==> flow/design.v <==
`timescale 1ns/10ps
module DW02_tree #(
    parameter num_inputs  = 8,
    parameter input_width = 8
) (
    input  wire [num_inputs*input_width-1:0] INPUT,
    output wire [input_width-1:0]            OUT0,
    output wire [input_width-1:0]            OUT1
);
integer i;
reg [input_width-1:0] sum;
always @(*) begin
    sum = {input_width{1'b0}};
    for (i = 0; i < num_inputs; i = i + 1)
        sum = sum + INPUT[i*input_width +: input_width];
end
assign OUT0 = sum;
assign OUT1 = {input_width{1'b0}};
endmodule
`timescale 1ns/10ps
module booth(
    input      [2:0] code,
    input      [8:0] src_data,
    output reg [9:0] out_data,  
    output reg       out_inv    
);
always @( * ) begin
    case( code )
        3'b000,
        3'b111:
        begin
            out_data = 10'h200;
            out_inv = 1'b0;
        end
        3'b001,
        3'b010:
        begin
            out_data = {~src_data[8], src_data};
            out_inv = 1'b0;
        end
        3'b101,
        3'b110:
        begin
            out_data = {src_data[8], ~src_data};
            out_inv = 1'b1;
        end
        3'b011:
        begin
            out_data = {~src_data[8], src_data[7:0], 1'b0};
            out_inv = 1'b0;
        end
        3'b100:
        begin
            out_data = {src_data[8], ~src_data[7:0], 1'b1};
            out_inv = 1'b1;
        end
        default:
        begin
            out_data = 10'h200;
            out_inv = 1'b0;
        end
    endcase
end
endmodule
`timescale 1ns/10ps
module mul_int8(
    input  wire [8:0]   rs1,
    input  wire [7:0]   rs2,
    output wire [16:0]  mul
);
wire [8:0] code;
wire [2:0] code_0;
wire [2:0] code_1;
wire [2:0] code_2;
wire [2:0] code_3;
wire [9:0] sel_data_0;
wire [9:0] sel_data_1;
wire [9:0] sel_data_2;
wire [9:0] sel_data_3;
wire sel_inv_0;
wire sel_inv_1;
wire sel_inv_2;
wire sel_inv_3;
assign code = {rs2[7:0], 1'b0};
assign code_0 = code[2:0];
assign code_1 = code[4:2];
assign code_2 = code[6:4];
assign code_3 = code[8:6];
booth u_booth_0 (
    .code      (code_0[2:0])
    ,.src_data (rs1[8:0])
    ,.out_data (sel_data_0)
    ,.out_inv  (sel_inv_0)
);
booth u_booth_1 (
    .code      (code_1[2:0])
    ,.src_data (rs1[8:0])
    ,.out_data (sel_data_1)
    ,.out_inv  (sel_inv_1)
);
booth u_booth_2 (
    .code      (code_2[2:0])
    ,.src_data (rs1[8:0])
    ,.out_data (sel_data_2)
    ,.out_inv  (sel_inv_2)
);
booth u_booth_3 (
    .code      (code_3[2:0])
    ,.src_data (rs1[8:0])
    ,.out_data (sel_data_3)
    ,.out_inv  (sel_inv_3)
);
reg     [16:0] ppre_0;
reg     [16:0] ppre_1;
reg     [16:0] ppre_2;
reg     [16:0] ppre_3;
reg     [16:0] ppre_4;
always @( * ) begin
    ppre_0 = {7'b0, sel_data_0};
    ppre_1 = {5'b0, sel_data_1, 1'b0, sel_inv_0};
    ppre_2 = {3'b0, sel_data_2, 1'b0, sel_inv_1, 2'b0};
    ppre_3 = {1'b0, sel_data_3, 1'b0, sel_inv_2, 4'b0};
    ppre_4 = {10'b0, sel_inv_3 , 6'b0 }; 
end
wire [84:0] pp_in;
assign pp_in = {ppre_4, ppre_3, ppre_2, ppre_1, ppre_0};
wire [16:0] pp_out_0;
wire [16:0] pp_out_1;
DW02_tree #(5, 17) u_tree_l0n0 (
   .INPUT    (pp_in[84:0])
  ,.OUT0     (pp_out_0[16:0])
  ,.OUT1     (pp_out_1[16:0])
);
assign mul = pp_out_0 + pp_out_1;
endmodule
`timescale 1ns/10ps
module mul(
    input  wire        clk,
    input  wire        rst,
    input  wire [63:0] lm,
    input  wire [63:0] rm,
    input  wire [1:0]  Data_type,
    output reg  [19:0] mul_out
);
wire is_8;
wire is_exp4;
wire is_ternary;
assign is_8 = Data_type==2'b11 || Data_type==2'b00; 
assign lm_is_int8 = Data_type==2'b11;
assign is_exp4 = Data_type==2'b10;
assign is_ternary = Data_type==2'b01;
wire [8:0] lms_0;
wire [8:0] lms_1;
wire [8:0] lms_2;
wire [8:0] lms_3;
wire [8:0] lms_4;
wire [8:0] lms_5;
wire [8:0] lms_6;
wire [8:0] lms_7;
wire [7:0] rm8_0;
wire [7:0] rm8_1;
wire [7:0] rm8_2;
wire [7:0] rm8_3;
wire [7:0] rm8_4;
wire [7:0] rm8_5;
wire [7:0] rm8_6;
wire [7:0] rm8_7;
wire [16:0] mul_int8_0;
wire [16:0] mul_int8_1;
wire [16:0] mul_int8_2;
wire [16:0] mul_int8_3;
wire [16:0] mul_int8_4;
wire [16:0] mul_int8_5;
wire [16:0] mul_int8_6;
wire [16:0] mul_int8_7;
assign lms_0 = !is_8 ? 9'd0 : lm_is_int8 ? {lm[7 ],lm[7 :0 ]} : {1'b0,lm[7 :0 ]};
assign lms_1 = !is_8 ? 9'd0 : lm_is_int8 ? {lm[15],lm[15:8 ]} : {1'b0,lm[15:8 ]};
assign lms_2 = !is_8 ? 9'd0 : lm_is_int8 ? {lm[23],lm[23:16]} : {1'b0,lm[23:16]};
assign lms_3 = !is_8 ? 9'd0 : lm_is_int8 ? {lm[31],lm[31:24]} : {1'b0,lm[31:24]};
assign lms_4 = !is_8 ? 9'd0 : lm_is_int8 ? {lm[39],lm[39:32]} : {1'b0,lm[39:32]};
assign lms_5 = !is_8 ? 9'd0 : lm_is_int8 ? {lm[47],lm[47:40]} : {1'b0,lm[47:40]};
assign lms_6 = !is_8 ? 9'd0 : lm_is_int8 ? {lm[55],lm[55:48]} : {1'b0,lm[55:48]};
assign lms_7 = !is_8 ? 9'd0 : lm_is_int8 ? {lm[63],lm[63:56]} : {1'b0,lm[63:56]};
assign {rm8_7,rm8_6,rm8_5,rm8_4,rm8_3,rm8_2,rm8_1,rm8_0} = rm;
mul_int8     u_mul_int8_0(
     .rs1   (lms_0     )
    ,.rs2   (rm8_0     )
    ,.mul   (mul_int8_0)
);
mul_int8     u_mul_int8_1(
     .rs1   (lms_1     )
    ,.rs2   (rm8_1     )
    ,.mul   (mul_int8_1)
);
mul_int8     u_mul_int8_2(
     .rs1   (lms_2     )
    ,.rs2   (rm8_2     )
    ,.mul   (mul_int8_2)
);
mul_int8     u_mul_int8_3(
     .rs1   (lms_3     )
    ,.rs2   (rm8_3     )
    ,.mul   (mul_int8_3)
);
mul_int8     u_mul_int8_4(
     .rs1   (lms_4     )
    ,.rs2   (rm8_4     )
    ,.mul   (mul_int8_4)
);
mul_int8     u_mul_int8_5(
     .rs1   (lms_5     )
    ,.rs2   (rm8_5     )
    ,.mul   (mul_int8_5)
);
mul_int8     u_mul_int8_6(
     .rs1   (lms_6     )
    ,.rs2   (rm8_6     )
    ,.mul   (mul_int8_6)
);
mul_int8     u_mul_int8_7(
     .rs1   (lms_7     )
    ,.rs2   (rm8_7     )
    ,.mul   (mul_int8_7)
);
function [13:0] exp4mul;
    input [3:0] a;
    input [3:0] b;
    reg [3:0] exp;
    reg zero_f;
    reg sign;
    reg [12:0] exp_decode;
    begin
        zero_f = (~|a[2:0]) | (~|b[2:0]);
        sign = a[3]^b[3];
        exp = zero_f ? 4'b0000 : a[2:0] + b[2:0] - 2'b10;
        exp_decode = 13'd1 << exp;
        exp4mul = zero_f ? 14'h2000 :
            sign ? {1'b0,~exp_decode+1'b1} :
            {1'b1, exp_decode};  
    end
endfunction
wire [13:0] mul_exp4_0;
wire [13:0] mul_exp4_1;
wire [13:0] mul_exp4_2;
wire [13:0] mul_exp4_3;
wire [13:0] mul_exp4_4;
wire [13:0] mul_exp4_5;
wire [13:0] mul_exp4_6;
wire [13:0] mul_exp4_7;
wire [13:0] mul_exp4_8;
wire [13:0] mul_exp4_9;
wire [13:0] mul_exp4_10;
wire [13:0] mul_exp4_11;
wire [13:0] mul_exp4_12;
wire [13:0] mul_exp4_13;
wire [13:0] mul_exp4_14;
wire [13:0] mul_exp4_15;
assign mul_exp4_0  = is_exp4 ? exp4mul(lm[ 3:0 ], rm[ 3:0 ]) : 14'd0;
assign mul_exp4_1  = is_exp4 ? exp4mul(lm[ 7:4 ], rm[ 7:4 ]) : 14'd0;
assign mul_exp4_2  = is_exp4 ? exp4mul(lm[11:8 ], rm[11:8 ]) : 14'd0;
assign mul_exp4_3  = is_exp4 ? exp4mul(lm[15:12], rm[15:12]) : 14'd0;
assign mul_exp4_4  = is_exp4 ? exp4mul(lm[19:16], rm[19:16]) : 14'd0;
assign mul_exp4_5  = is_exp4 ? exp4mul(lm[23:20], rm[23:20]) : 14'd0;
assign mul_exp4_6  = is_exp4 ? exp4mul(lm[27:24], rm[27:24]) : 14'd0;
assign mul_exp4_7  = is_exp4 ? exp4mul(lm[31:28], rm[31:28]) : 14'd0;
assign mul_exp4_8  = is_exp4 ? exp4mul(lm[35:32], rm[35:32]) : 14'd0;
assign mul_exp4_9  = is_exp4 ? exp4mul(lm[39:36], rm[39:36]) : 14'd0;
assign mul_exp4_10 = is_exp4 ? exp4mul(lm[43:40], rm[43:40]) : 14'd0;
assign mul_exp4_11 = is_exp4 ? exp4mul(lm[47:44], rm[47:44]) : 14'd0;
assign mul_exp4_12 = is_exp4 ? exp4mul(lm[51:48], rm[51:48]) : 14'd0;
assign mul_exp4_13 = is_exp4 ? exp4mul(lm[55:52], rm[55:52]) : 14'd0;
assign mul_exp4_14 = is_exp4 ? exp4mul(lm[59:56], rm[59:56]) : 14'd0;
assign mul_exp4_15 = is_exp4 ? exp4mul(lm[63:60], rm[63:60]) : 14'd0;
wire [14:0] mul_exp4_l0;
wire [14:0] mul_exp4_l1;
wire [14:0] mul_exp4_l2;
wire [14:0] mul_exp4_l3;
wire [14:0] mul_exp4_l4;
wire [14:0] mul_exp4_l5;
wire [14:0] mul_exp4_l6;
wire [14:0] mul_exp4_l7;
assign mul_exp4_l0 = mul_exp4_0 + mul_exp4_1;
assign mul_exp4_l1 = mul_exp4_2 + mul_exp4_3;
assign mul_exp4_l2 = mul_exp4_4 + mul_exp4_5;
assign mul_exp4_l3 = mul_exp4_6 + mul_exp4_7;
assign mul_exp4_l4 = mul_exp4_8 + mul_exp4_9;
assign mul_exp4_l5 = mul_exp4_10 + mul_exp4_11;
assign mul_exp4_l6 = mul_exp4_12 + mul_exp4_13;
assign mul_exp4_l7 = mul_exp4_14 + mul_exp4_15;
function [1:0] ternary2mul;
    input [1:0] a;
    input [1:0] b;
    begin
        ternary2mul = ((~|a) | (~|b)) ? 2'b10 : {a[1]~^b[1],1'b1}; 
    end
endfunction
wire [1:0] mul_ter2_0;
wire [1:0] mul_ter2_1;
wire [1:0] mul_ter2_2;
wire [1:0] mul_ter2_3;
wire [1:0] mul_ter2_4;
wire [1:0] mul_ter2_5;
wire [1:0] mul_ter2_6;
wire [1:0] mul_ter2_7;
wire [1:0] mul_ter2_8;
wire [1:0] mul_ter2_9;
wire [1:0] mul_ter2_10;
wire [1:0] mul_ter2_11;
wire [1:0] mul_ter2_12;
wire [1:0] mul_ter2_13;
wire [1:0] mul_ter2_14;
wire [1:0] mul_ter2_15;
wire [1:0] mul_ter2_16;
wire [1:0] mul_ter2_17;
wire [1:0] mul_ter2_18;
wire [1:0] mul_ter2_19;
wire [1:0] mul_ter2_20;
wire [1:0] mul_ter2_21;
wire [1:0] mul_ter2_22;
wire [1:0] mul_ter2_23;
wire [1:0] mul_ter2_24;
wire [1:0] mul_ter2_25;
wire [1:0] mul_ter2_26;
wire [1:0] mul_ter2_27;
wire [1:0] mul_ter2_28;
wire [1:0] mul_ter2_29;
wire [1:0] mul_ter2_30;
wire [1:0] mul_ter2_31;
assign mul_ter2_0  = is_ternary ? ternary2mul(lm[ 1:0 ],rm[ 1:0 ]) : 2'b00;
assign mul_ter2_1  = is_ternary ? ternary2mul(lm[ 3:2 ],rm[ 3:2 ]) : 2'b00;
assign mul_ter2_2  = is_ternary ? ternary2mul(lm[ 5:4 ],rm[ 5:4 ]) : 2'b00;
assign mul_ter2_3  = is_ternary ? ternary2mul(lm[ 7:6 ],rm[ 7:6 ]) : 2'b00;
assign mul_ter2_4  = is_ternary ? ternary2mul(lm[ 9:8 ],rm[ 9:8 ]) : 2'b00;
assign mul_ter2_5  = is_ternary ? ternary2mul(lm[11:10],rm[11:10]) : 2'b00;
assign mul_ter2_6  = is_ternary ? ternary2mul(lm[13:12],rm[13:12]) : 2'b00;
assign mul_ter2_7  = is_ternary ? ternary2mul(lm[15:14],rm[15:14]) : 2'b00;
assign mul_ter2_8  = is_ternary ? ternary2mul(lm[17:16],rm[17:16]) : 2'b00;
assign mul_ter2_9  = is_ternary ? ternary2mul(lm[19:18],rm[19:18]) : 2'b00;
assign mul_ter2_10 = is_ternary ? ternary2mul(lm[21:20],rm[21:20]) : 2'b00;
assign mul_ter2_11 = is_ternary ? ternary2mul(lm[23:22],rm[23:22]) : 2'b00;
assign mul_ter2_12 = is_ternary ? ternary2mul(lm[25:24],rm[25:24]) : 2'b00;
assign mul_ter2_13 = is_ternary ? ternary2mul(lm[27:26],rm[27:26]) : 2'b00;
assign mul_ter2_14 = is_ternary ? ternary2mul(lm[29:28],rm[29:28]) : 2'b00;
assign mul_ter2_15 = is_ternary ? ternary2mul(lm[31:30],rm[31:30]) : 2'b00;
assign mul_ter2_16 = is_ternary ? ternary2mul(lm[33:32],rm[33:32]) : 2'b00;
assign mul_ter2_17 = is_ternary ? ternary2mul(lm[35:34],rm[35:34]) : 2'b00;
assign mul_ter2_18 = is_ternary ? ternary2mul(lm[37:36],rm[37:36]) : 2'b00;
assign mul_ter2_19 = is_ternary ? ternary2mul(lm[39:38],rm[39:38]) : 2'b00;
assign mul_ter2_20 = is_ternary ? ternary2mul(lm[41:40],rm[41:40]) : 2'b00;
assign mul_ter2_21 = is_ternary ? ternary2mul(lm[43:42],rm[43:42]) : 2'b00;
assign mul_ter2_22 = is_ternary ? ternary2mul(lm[45:44],rm[45:44]) : 2'b00;
assign mul_ter2_23 = is_ternary ? ternary2mul(lm[47:46],rm[47:46]) : 2'b00;
assign mul_ter2_24 = is_ternary ? ternary2mul(lm[49:48],rm[49:48]) : 2'b00;
assign mul_ter2_25 = is_ternary ? ternary2mul(lm[51:50],rm[51:50]) : 2'b00;
assign mul_ter2_26 = is_ternary ? ternary2mul(lm[53:52],rm[53:52]) : 2'b00;
assign mul_ter2_27 = is_ternary ? ternary2mul(lm[55:54],rm[55:54]) : 2'b00;
assign mul_ter2_28 = is_ternary ? ternary2mul(lm[57:56],rm[57:56]) : 2'b00;
assign mul_ter2_29 = is_ternary ? ternary2mul(lm[59:58],rm[59:58]) : 2'b00;
assign mul_ter2_30 = is_ternary ? ternary2mul(lm[61:60],rm[61:60]) : 2'b00;
assign mul_ter2_31 = is_ternary ? ternary2mul(lm[63:62],rm[63:62]) : 2'b00;
wire [39:0] pp_ter2_in_3;
wire [39:0] pp_ter2_in_2;
wire [39:0] pp_ter2_in_1;
wire [39:0] pp_ter2_in_0;
wire [4:0] pp_ter2_out_0;
wire [4:0] pp_ter2_out_1;
wire [4:0] pp_ter2_out_2;
wire [4:0] pp_ter2_out_3;
wire [4:0] pp_ter2_out_4;
wire [4:0] pp_ter2_out_5;
wire [4:0] pp_ter2_out_6;
wire [4:0] pp_ter2_out_7;
assign pp_ter2_in_3 = {3'b000,mul_ter2_31, 3'b000,mul_ter2_30, 3'b000,mul_ter2_29, 3'b000,mul_ter2_28,
                       3'b000,mul_ter2_27, 3'b000,mul_ter2_26, 3'b000,mul_ter2_25, 3'b000,mul_ter2_24};
assign pp_ter2_in_2 = {3'b000,mul_ter2_23, 3'b000,mul_ter2_22, 3'b000,mul_ter2_21, 3'b000,mul_ter2_20,
                       3'b000,mul_ter2_19, 3'b000,mul_ter2_18, 3'b000,mul_ter2_17, 3'b000,mul_ter2_16};
assign pp_ter2_in_1 = {3'b000,mul_ter2_15, 3'b000,mul_ter2_14, 3'b000,mul_ter2_13, 3'b000,mul_ter2_12,
                       3'b000,mul_ter2_11, 3'b000,mul_ter2_10, 3'b000,mul_ter2_9,  3'b000,mul_ter2_8};
assign pp_ter2_in_0 = {3'b000,mul_ter2_7,  3'b000,mul_ter2_6,  3'b000,mul_ter2_5,  3'b000,mul_ter2_4,
                       3'b000,mul_ter2_3,  3'b000,mul_ter2_2,  3'b000,mul_ter2_1,  3'b000,mul_ter2_0};
DW02_tree #(8, 5) u_tree_ter0 (
   .INPUT    (pp_ter2_in_0[39:0])
  ,.OUT0     (pp_ter2_out_0[4:0])
  ,.OUT1     (pp_ter2_out_1[4:0])
);
DW02_tree #(8, 5) u_tree_ter1 (
   .INPUT    (pp_ter2_in_1[39:0])
  ,.OUT0     (pp_ter2_out_2[4:0])
  ,.OUT1     (pp_ter2_out_3[4:0])
);
DW02_tree #(8, 5) u_tree_ter2 (
   .INPUT    (pp_ter2_in_2[39:0])
  ,.OUT0     (pp_ter2_out_4[4:0])
  ,.OUT1     (pp_ter2_out_5[4:0])
);
DW02_tree #(8, 5) u_tree_ter3 (
   .INPUT    (pp_ter2_in_3[39:0])
  ,.OUT0     (pp_ter2_out_6[4:0])
  ,.OUT1     (pp_ter2_out_7[4:0])
);
reg [16:0] pp_reg[0:7];
wire [16:0] pp_reg_w[0:7];
assign pp_reg_w[0] = is_8 ? mul_int8_0[16:0] : is_exp4 ? {2'b00, mul_exp4_l0} : {{12{1'b0}}, pp_ter2_out_0};
assign pp_reg_w[1] = is_8 ? mul_int8_1[16:0] : is_exp4 ? {2'b00, mul_exp4_l1} : {{12{1'b0}}, pp_ter2_out_1};
assign pp_reg_w[2] = is_8 ? mul_int8_2[16:0] : is_exp4 ? {2'b00, mul_exp4_l2} : {{12{1'b0}}, pp_ter2_out_2};
assign pp_reg_w[3] = is_8 ? mul_int8_3[16:0] : is_exp4 ? {2'b00, mul_exp4_l3} : {{12{1'b0}}, pp_ter2_out_3};
assign pp_reg_w[4] = is_8 ? mul_int8_4[16:0] : is_exp4 ? {2'b00, mul_exp4_l4} : {{12{1'b0}}, pp_ter2_out_4};
assign pp_reg_w[5] = is_8 ? mul_int8_5[16:0] : is_exp4 ? {2'b00, mul_exp4_l5} : {{12{1'b0}}, pp_ter2_out_5};
assign pp_reg_w[6] = is_8 ? mul_int8_6[16:0] : is_exp4 ? {2'b00, mul_exp4_l6} : {{12{1'b0}}, pp_ter2_out_6};
assign pp_reg_w[7] = is_8 ? mul_int8_7[16:0] : is_exp4 ? {2'b00, mul_exp4_l7} : {{12{1'b0}}, pp_ter2_out_7};
always @(posedge clk) begin
    if(rst) begin
        pp_reg[0] <= #1 {17{1'b0}};
        pp_reg[1] <= #1 {17{1'b0}};
        pp_reg[2] <= #1 {17{1'b0}};
        pp_reg[3] <= #1 {17{1'b0}};
        pp_reg[4] <= #1 {17{1'b0}};
        pp_reg[5] <= #1 {17{1'b0}};
        pp_reg[6] <= #1 {17{1'b0}};
        pp_reg[7] <= #1 {17{1'b0}};
    end else begin
        pp_reg[0] <= #1 pp_reg_w[0];
        pp_reg[1] <= #1 pp_reg_w[1];
        pp_reg[2] <= #1 pp_reg_w[2];
        pp_reg[3] <= #1 pp_reg_w[3];
        pp_reg[4] <= #1 pp_reg_w[4];
        pp_reg[5] <= #1 pp_reg_w[5];
        pp_reg[6] <= #1 pp_reg_w[6];
        pp_reg[7] <= #1 pp_reg_w[7];
    end
end
wire [19:0] res_sub;
assign res_sub = is_8 ? 20'hAB000 :   
                 is_exp4 ? 20'hE0000 :   
                 20'hFFFC0;              
wire [179:0] mul_src;
assign mul_src = {3'b000,pp_reg[7], 3'b000,pp_reg[6], 3'b000,pp_reg[5], 3'b000,pp_reg[4],
                  3'b000,pp_reg[3], 3'b000,pp_reg[2], 3'b000,pp_reg[1], 3'b000,pp_reg[0],
                  res_sub[19:0] };
wire [19:0] mul_out0,mul_out1;
DW02_tree #(9, 20) u_tree_mul (
   .INPUT    (mul_src[179:0])
  ,.OUT0     (mul_out0[19:0])
  ,.OUT1     (mul_out1[19:0])
);
wire [19:0] mul_out_w;
assign mul_out_w = mul_out0 + mul_out1;
always @(posedge clk) begin
    if(rst)
        mul_out <= #1 {20{1'b0}};
    else
        mul_out <= #1 mul_out_w;
end
endmodule
[Tool chain data of mul]
The steps from the RTL of mul to its reports follow in flow order.
Line numbers count from 1 in the design file above.
Library cell names are shortened.
The mark -- stands for no value.
Inputs
  top: mul
  clock input: clk
  standard-cell library: sky130hd
  library corner: tt_025C_1v80

[Word-level counts]
Counts by Yosys on the flattened word-level netlist (proc, flatten, opt, wreduce). Print and check cells are left out. Cells with the same type and inputs are merged into one.
Cells by class
  $add $sub $neg: 124
  multipliers: 0
  divide/modulo/power cells: 0
  magnitude comparators: 0
  equality and inequality tests: 195
  shift-type cells: 16
  muxes and demuxes: 226
  bitwise logic cells: 136
  reduce/logical cells: 362
Operators by type and width (count)
  parallel mux 10 bit (select 5 bit): 24
  2-to-1 mux 14 bit: 48
  parallel mux 10 bit (select 4 bit): 8
  OR reduction 2 bit: 152
  equality test 3 bit (second input constant): 96
  left shift 1 x 4 -> 13 bit (first input constant): 16
  adder 13 x 1 -> 13 bit (second input constant): 16
  inverter 13 bit: 16
  OR reduction 3 bit: 56
  adder 20 x 17 -> 20 bit: 8
  2-to-1 mux 17 bit: 9
  equality test 3 x 2 -> 1 bit (second input constant): 48
  2-to-1 mux 9 bit: 16
  adder 15 x 16 -> 17 bit: 8
  adder 17 x 7 -> 17 bit: 8
  2-to-1 mux 2 bit: 64
  adder 13 x 14 -> 15 bit: 8
  adder 14 x 14 -> 15 bit: 8
  adder 5 x 2 -> 5 bit: 24
  OR reduction 5 bit: 24
  2-to-1 mux 15 bit: 8
  adder 10 x 12 -> 13 bit: 8
  zero test 1 bit: 96
  zero test 3 bit: 32
  equality test 3 x 1 -> 1 bit (second input constant): 24
  inverter 9 bit: 8
  adder 3 x 3 -> 4 bit: 16
  subtractor 4 x 2 -> 4 bit (second input constant): 16
Not listed: further kinds 13, cells in them 194.
Word-level totals
  flip-flop bits (word level): 156
  bits in latches: 0
  bits in writable memories: 0
  memory bits (read-only): 0
  word width x clocked read ports: 0
  memories kept: 0
  output and inout port bits: 20

[Depth]
Longest topological path by Yosys (ltp), each cell counted once; first at word level (registers and memories cut), then after technology mapping (sequential cells cut; the memories' decode and read muxes count).
Depth
  depth in word-level cells: 14
  ABC_AREA: 0
  mapped depth: 27
  gate-level depth less buffers: 24

[After synthesis]
The flow's flattened synthesis, as Yosys stat reports it; memories are mapped. The netlist is that of the ABC_AREA named above (0 if unset); the other value can give another one.
Cells by type
  ha_1: count 540, total area 6756.48 µm²
  fa_1: count 300, total area 6005.76 µm²
  dfxtp_1: count 156, total area 3.12E+03 µm²
  a21oi_1: count 601, total area 3.01E+03 µm²
  o21ai_0: count 538, total area 2.69E+03 µm²
  mux2i_1: count 268, total area 2.68E+03 µm²
  nor2_1: count 584, total area 2.19E+03 µm²
  nand2_1: count 489, total area 1835.51 µm²
  inv_1: count 466, total area 1.75E+03 µm²
  xnor2_1: count 179, total area 1.57E+03 µm²
  clkbuf_1: count 403, total area 1.51E+03 µm²
  xor2_1: count 154, total area 1.35E+03 µm²
  a21o_1: count 130, total area 975.936 µm²
  nand3_1: count 145, total area 725.696 µm²
  o22ai_1: count 112, total area 700.672 µm²
  nor3_1: count 133, total area 665.638 µm²
  a22o_1: count 68, total area 595.571 µm²
  o221ai_1: count 55, total area 481.712 µm²
Other cell types: 61; their cells: 989.
Synthesis totals
  standard cells after synthesis: 6310
  chip area (Yosys): 45620.0 µm²
  area of sequential cells: 3123.0 µm²
  flip-flop cells: 156
  buffer cells: 496
The figures by module come from a second, unflattened synthesis with its own total; it is not the netlist above.
Unflattened totals
  cells (unflattened synthesis): 8034
  area (unflattened synthesis): 62971.6 µm²
Each row is one instance without its submodules.
By module
  mul: instances 1, cells 2814, area 19781.5 µm²
  DW02_tree: instances 8, cells 299, area 2364.8 µm²
  booth: instances 32, cells 38, area 317.8 µm²
  mul_int8: instances 8, cells 107, area 830.8 µm²
  DW02_tree: instances 1, cells 440, area 4302.9 µm²
  DW02_tree: instances 4, cells 79, area 788.3 µm²

[Timing after synthesis]
Source: OpenSTA report_checks on the synthesized netlist (no wires, ideal clock, input and output delay 20% of the period each), path of least setup slack; recovery checks are left aside. Register names are those of the netlist, which keeps one name where synthesis merged equal registers.
Timing after synthesis
  path kind: input to register
  start: input port Data_type[1]
  end: register mul_out[19]
  period: 6.5 ns
  external input delay: 1.300 ns
  setup time: 0.121 ns
  time at the first pin: 1.300 ns
  arrival time: 6.212 ns
  slack: 0.167 ns
  delay of the path: 5.033 ns
  stages on the path: 17
  buffers on the path: 2
  synthesis period reached: 6.333 ns
"delay of the path" = arrival - input delay + setup time.
"stages on the path": output pins that drive a net of the path, with the launching flip-flop's if there is one; two outputs of one cell count as two.
"synthesis period reached" is the clock period less the worst setup slack; recovery checks do not enter. This is arithmetic on one report: input and output delays are still those of the set period (20% each).
The rows between start and end are the longest chain of elaborated cells between them; the timing report does not say that the signal goes this way. Where chains are equally long, one stands for them.
A line is the first line of the expression or statement that the cell stems from. Yosys adds cells for indexed reads and writes and turns some case tables into memories.
Between the ends, after synthesis
  cell sequence: inv_1 ha_1 clkbuf_1 clkinv_1 clkbuf_1 fa_1 fa_1 fa_1 fa_1 inv_1 ha_1 or4_4 o2111a_1 a311o_1 o22ai_2 o21ai_2 mux2_4
  length of the longest elaborated chain: 11
RTL lines, path after synthesis
  from (decl): RTL line 142  | input  wire [1:0]  Data_type,
  equality test 2 bit: RTL line 150  | assign is_exp4 = Data_type==2'b10;
  2-to-1 mux 17 bit: RTL line 434  | is_exp4 ? 20'hE0000 :
  2-to-1 mux 19 bit: RTL line 433  | assign res_sub = is_8 ? 20'hAB000 :
  adder 20 x 17 -> 20 bit x8: RTL line 15  | sum = sum + INPUT[i*input_width +: input_width];
  to (assign): RTL line 450  | mul_out <= #1 {20{1'b0}};
  to (assign): RTL line 452  | mul_out <= #1 mul_out_w;
  to (decl): RTL line 143  | output reg  [19:0] mul_out

[Path in the finished layout]
From the final timing report of flow run A: the path of least setup slack in the routed layout; clock arrival at registers is part of the times.
Timing post-layout
  path kind: input to register
  start: input port Data_type[1]
  end: register pp_reg[0][11]
  period: 6.26 ns
  external input delay: 1.25 ns
  setup time: 0.17 ns
  time at the first pin: 1.25 ns
  arrival time: 5.75 ns
  slack: 0.78 ns
  stages on the path: 24
  buffers on the path: 6
The rows between start and end are the longest chain of elaborated cells between them; the timing report does not say that the signal goes this way. Where chains are equally long, one stands for them.
Between the ends, post-layout
  cell sequence: buf_6 buf_6 clkinvlp_4 ha_4 buf_4 buf_4 buf_16 buf_12 nand2_8 o21ai_2 o21ai_2 o31ai_4 fa_1 inv_2 fa_1 inv_1 fa_1 ha_4 a21o_1 a21oi_2 o21ai_0 a21oi_1 xor2_1 o22ai_1
  length of the longest elaborated chain: 10
RTL lines, path post-layout
  from (decl): RTL line 142  | input  wire [1:0]  Data_type,
  equality test 2 bit: RTL line 149  | assign lm_is_int8 = Data_type==2'b11;
  2-to-1 mux 9 bit x2: RTL line 176  | assign lms_0 = !is_8 ? 9'd0 : lm_is_int8 ? {lm[7 ],lm[7 :0 ]} : {1'b0,lm[7 :0 ]};
  inverter 9 bit: RTL line 44  | out_data = {src_data[8], ~src_data};
  parallel mux 10 bit (select 4 bit): RTL line 28  | case( code )
  adder 10 x 12 -> 13 bit: RTL line 15  | sum = sum + INPUT[i*input_width +: input_width];
  adder 13 x 14 -> 15 bit: RTL line 15
  adder 15 x 16 -> 17 bit: RTL line 15
  adder 17 x 7 -> 17 bit: RTL line 15
  2-to-1 mux 17 bit: RTL line 403  | assign pp_reg_w[0] = is_8 ? mul_int8_0[16:0] : is_exp4 ? {2'b00, mul_exp4_l0} : {{12{1'b0}}, pp_ter2_out_0};
  to (assign): RTL line 413  | pp_reg[0] <= #1 {17{1'b0}};
  to (assign): RTL line 422  | pp_reg[0] <= #1 pp_reg_w[0];
  to (decl): RTL line 401  | reg [16:0] pp_reg[0:7];

Settings and measured results of 6 stored flow runs for module mul (sky130hd), not sorted in any way. The constraints put input and output delay at 20% of the set period each and load the outputs with 0.01 pF.
"worst setup path time (ns)": the worst setup path's part of the clock period (all of it between registers, 20% less for each end at a port) less its slack. A launch clock that arrives late makes it longer, a capture clock that arrives late makes it shorter.
"finish__power__total" is the tool's figure for a default switching activity; nothing was simulated.

settings of flow run A
{
  "CORE_UTILIZATION": 40,
  "SETUP_SLACK_MARGIN": 1.21,
  "period_ns": 6.26,
  "CAP_MARGIN": 20,
  "CORE_MARGIN": 2,
  "SLEW_MARGIN": 20
}
report of flow run A
yosys chip area after synthesis (um^2): 45620.0
finish__design__die__area: 116766.0
finish__design__instance__area__stdcell: 59483.3
finish__design__instance__utilization: 0.5273
finish__timing__setup__ws: 0.779
finish__timing__setup__tns: 0.000
finish__timing__hold__ws: 0.706
finish__power__total: 2.195e-02
worst setup path time (ns): 4.23
worst setup path kind: input to register

settings of flow run B
{
  "ABC_AREA": 1,
  "CAP_MARGIN": 35,
  "CELL_PAD_IN_SITES_DETAIL_PLACEMENT": 2,
  "CORE_ASPECT_RATIO": 0.77,
  "CORE_UTILIZATION": 40,
  "CTS_CLUSTER_SIZE": 73,
  "GPL_ROUTABILITY_DRIVEN": 0,
  "GPL_TIMING_DRIVEN": 0,
  "MAX_ROUTING_LAYER": "met4",
  "MIN_ROUTING_LAYER": "met1",
  "SLEW_MARGIN": 5,
  "TNS_END_PERCENT": 35,
  "period_ns": 11.0,
  "CORE_MARGIN": 2
}
report of flow run B
yosys chip area after synthesis (um^2): 42445.7
finish__design__die__area: 108759.0
finish__design__instance__area__stdcell: 46703.5
finish__design__instance__utilization: 0.4453
finish__timing__setup__ws: 1.003
finish__timing__setup__tns: 0.000
finish__timing__hold__ws: 1.008
finish__power__total: 1.281e-02
worst setup path time (ns): 7.80
worst setup path kind: input to register

settings of flow run C
{
  "CAP_MARGIN": 35,
  "CELL_PAD_IN_SITES_DETAIL_PLACEMENT": 2,
  "CORE_ASPECT_RATIO": 0.77,
  "CORE_UTILIZATION": 40,
  "CTS_CLUSTER_SIZE": 28,
  "GPL_ROUTABILITY_DRIVEN": 0,
  "GPL_TIMING_DRIVEN": 0,
  "MAX_ROUTING_LAYER": "met5",
  "MIN_ROUTING_LAYER": "met1",
  "SLEW_MARGIN": 5,
  "TNS_END_PERCENT": 35,
  "period_ns": 11.0,
  "CORE_MARGIN": 2
}
report of flow run C: did not finish, route, GRT-0232

settings of flow run D
{
  "ABC_AREA": 1,
  "CELL_PAD_IN_SITES_DETAIL_PLACEMENT": 2,
  "CELL_PAD_IN_SITES_GLOBAL_PLACEMENT": 1,
  "CORE_ASPECT_RATIO": 1.22,
  "CORE_MARGIN": 4,
  "CORE_UTILIZATION": 26,
  "CTS_CLUSTER_SIZE": 92,
  "GPL_ROUTABILITY_DRIVEN": 0,
  "HOLD_SLACK_MARGIN": 0.16,
  "MAX_ROUTING_LAYER": "met4",
  "PLACE_DENSITY": 0.66,
  "SETUP_SLACK_MARGIN": 1.17,
  "TNS_END_PERCENT": 5,
  "period_ns": 6.5,
  "CAP_MARGIN": 20,
  "SLEW_MARGIN": 20
}
report of flow run D
yosys chip area after synthesis (um^2): 42445.7
finish__design__die__area: 169812.0
finish__design__instance__area__stdcell: 50942.6
finish__design__instance__utilization: 0.3146
finish__timing__setup__ws: 0.603
finish__timing__setup__tns: 0.000
finish__timing__hold__ws: 0.955
finish__power__total: 2.029e-02
worst setup path time (ns): 4.60
worst setup path kind: input to register

settings of flow run E
{
  "CELL_PAD_IN_SITES_DETAIL_PLACEMENT": 0,
  "CELL_PAD_IN_SITES_GLOBAL_PLACEMENT": 2,
  "CORE_ASPECT_RATIO": 0.59,
  "CORE_UTILIZATION": 48,
  "CTS_CLUSTER_DIAMETER": 297,
  "GPL_ROUTABILITY_DRIVEN": 1,
  "MAX_ROUTING_LAYER": "met5",
  "PLACE_DENSITY_LB_ADDON": 0.14,
  "SETUP_SLACK_MARGIN": 1.44,
  "SLEW_MARGIN": 30,
  "TNS_END_PERCENT": 15,
  "period_ns": 6.69,
  "CAP_MARGIN": 20,
  "CORE_MARGIN": 2
}
report of flow run E
yosys chip area after synthesis (um^2): 45620.0
finish__design__die__area: 97609.5
finish__design__instance__area__stdcell: 55544.5
finish__design__instance__utilization: 0.5926
finish__timing__setup__ws: 1.044
finish__timing__setup__tns: 0.000
finish__timing__hold__ws: 0.696
finish__power__total: 1.779e-02
worst setup path time (ns): 4.31
worst setup path kind: input to register

settings of flow run F
{
  "CELL_PAD_IN_SITES_DETAIL_PLACEMENT": 2,
  "CELL_PAD_IN_SITES_GLOBAL_PLACEMENT": 1,
  "CORE_MARGIN": 9,
  "CORE_UTILIZATION": 26,
  "GPL_ROUTABILITY_DRIVEN": 0,
  "HOLD_SLACK_MARGIN": 0.16,
  "MAX_ROUTING_LAYER": "met4",
  "PLACE_DENSITY": 0.58,
  "TNS_END_PERCENT": 5,
  "period_ns": 6.5,
  "CAP_MARGIN": 20,
  "SLEW_MARGIN": 20
}
report of flow run F
yosys chip area after synthesis (um^2): 45620.0
finish__design__die__area: 190864.0
finish__design__instance__area__stdcell: 53641.4
finish__design__instance__utilization: 0.3079
finish__timing__setup__ws: 0.301
finish__timing__setup__tns: 0.000
finish__timing__hold__ws: 0.959
finish__power__total: 1.854e-02
worst setup path time (ns): 4.90
worst setup path kind: input to register
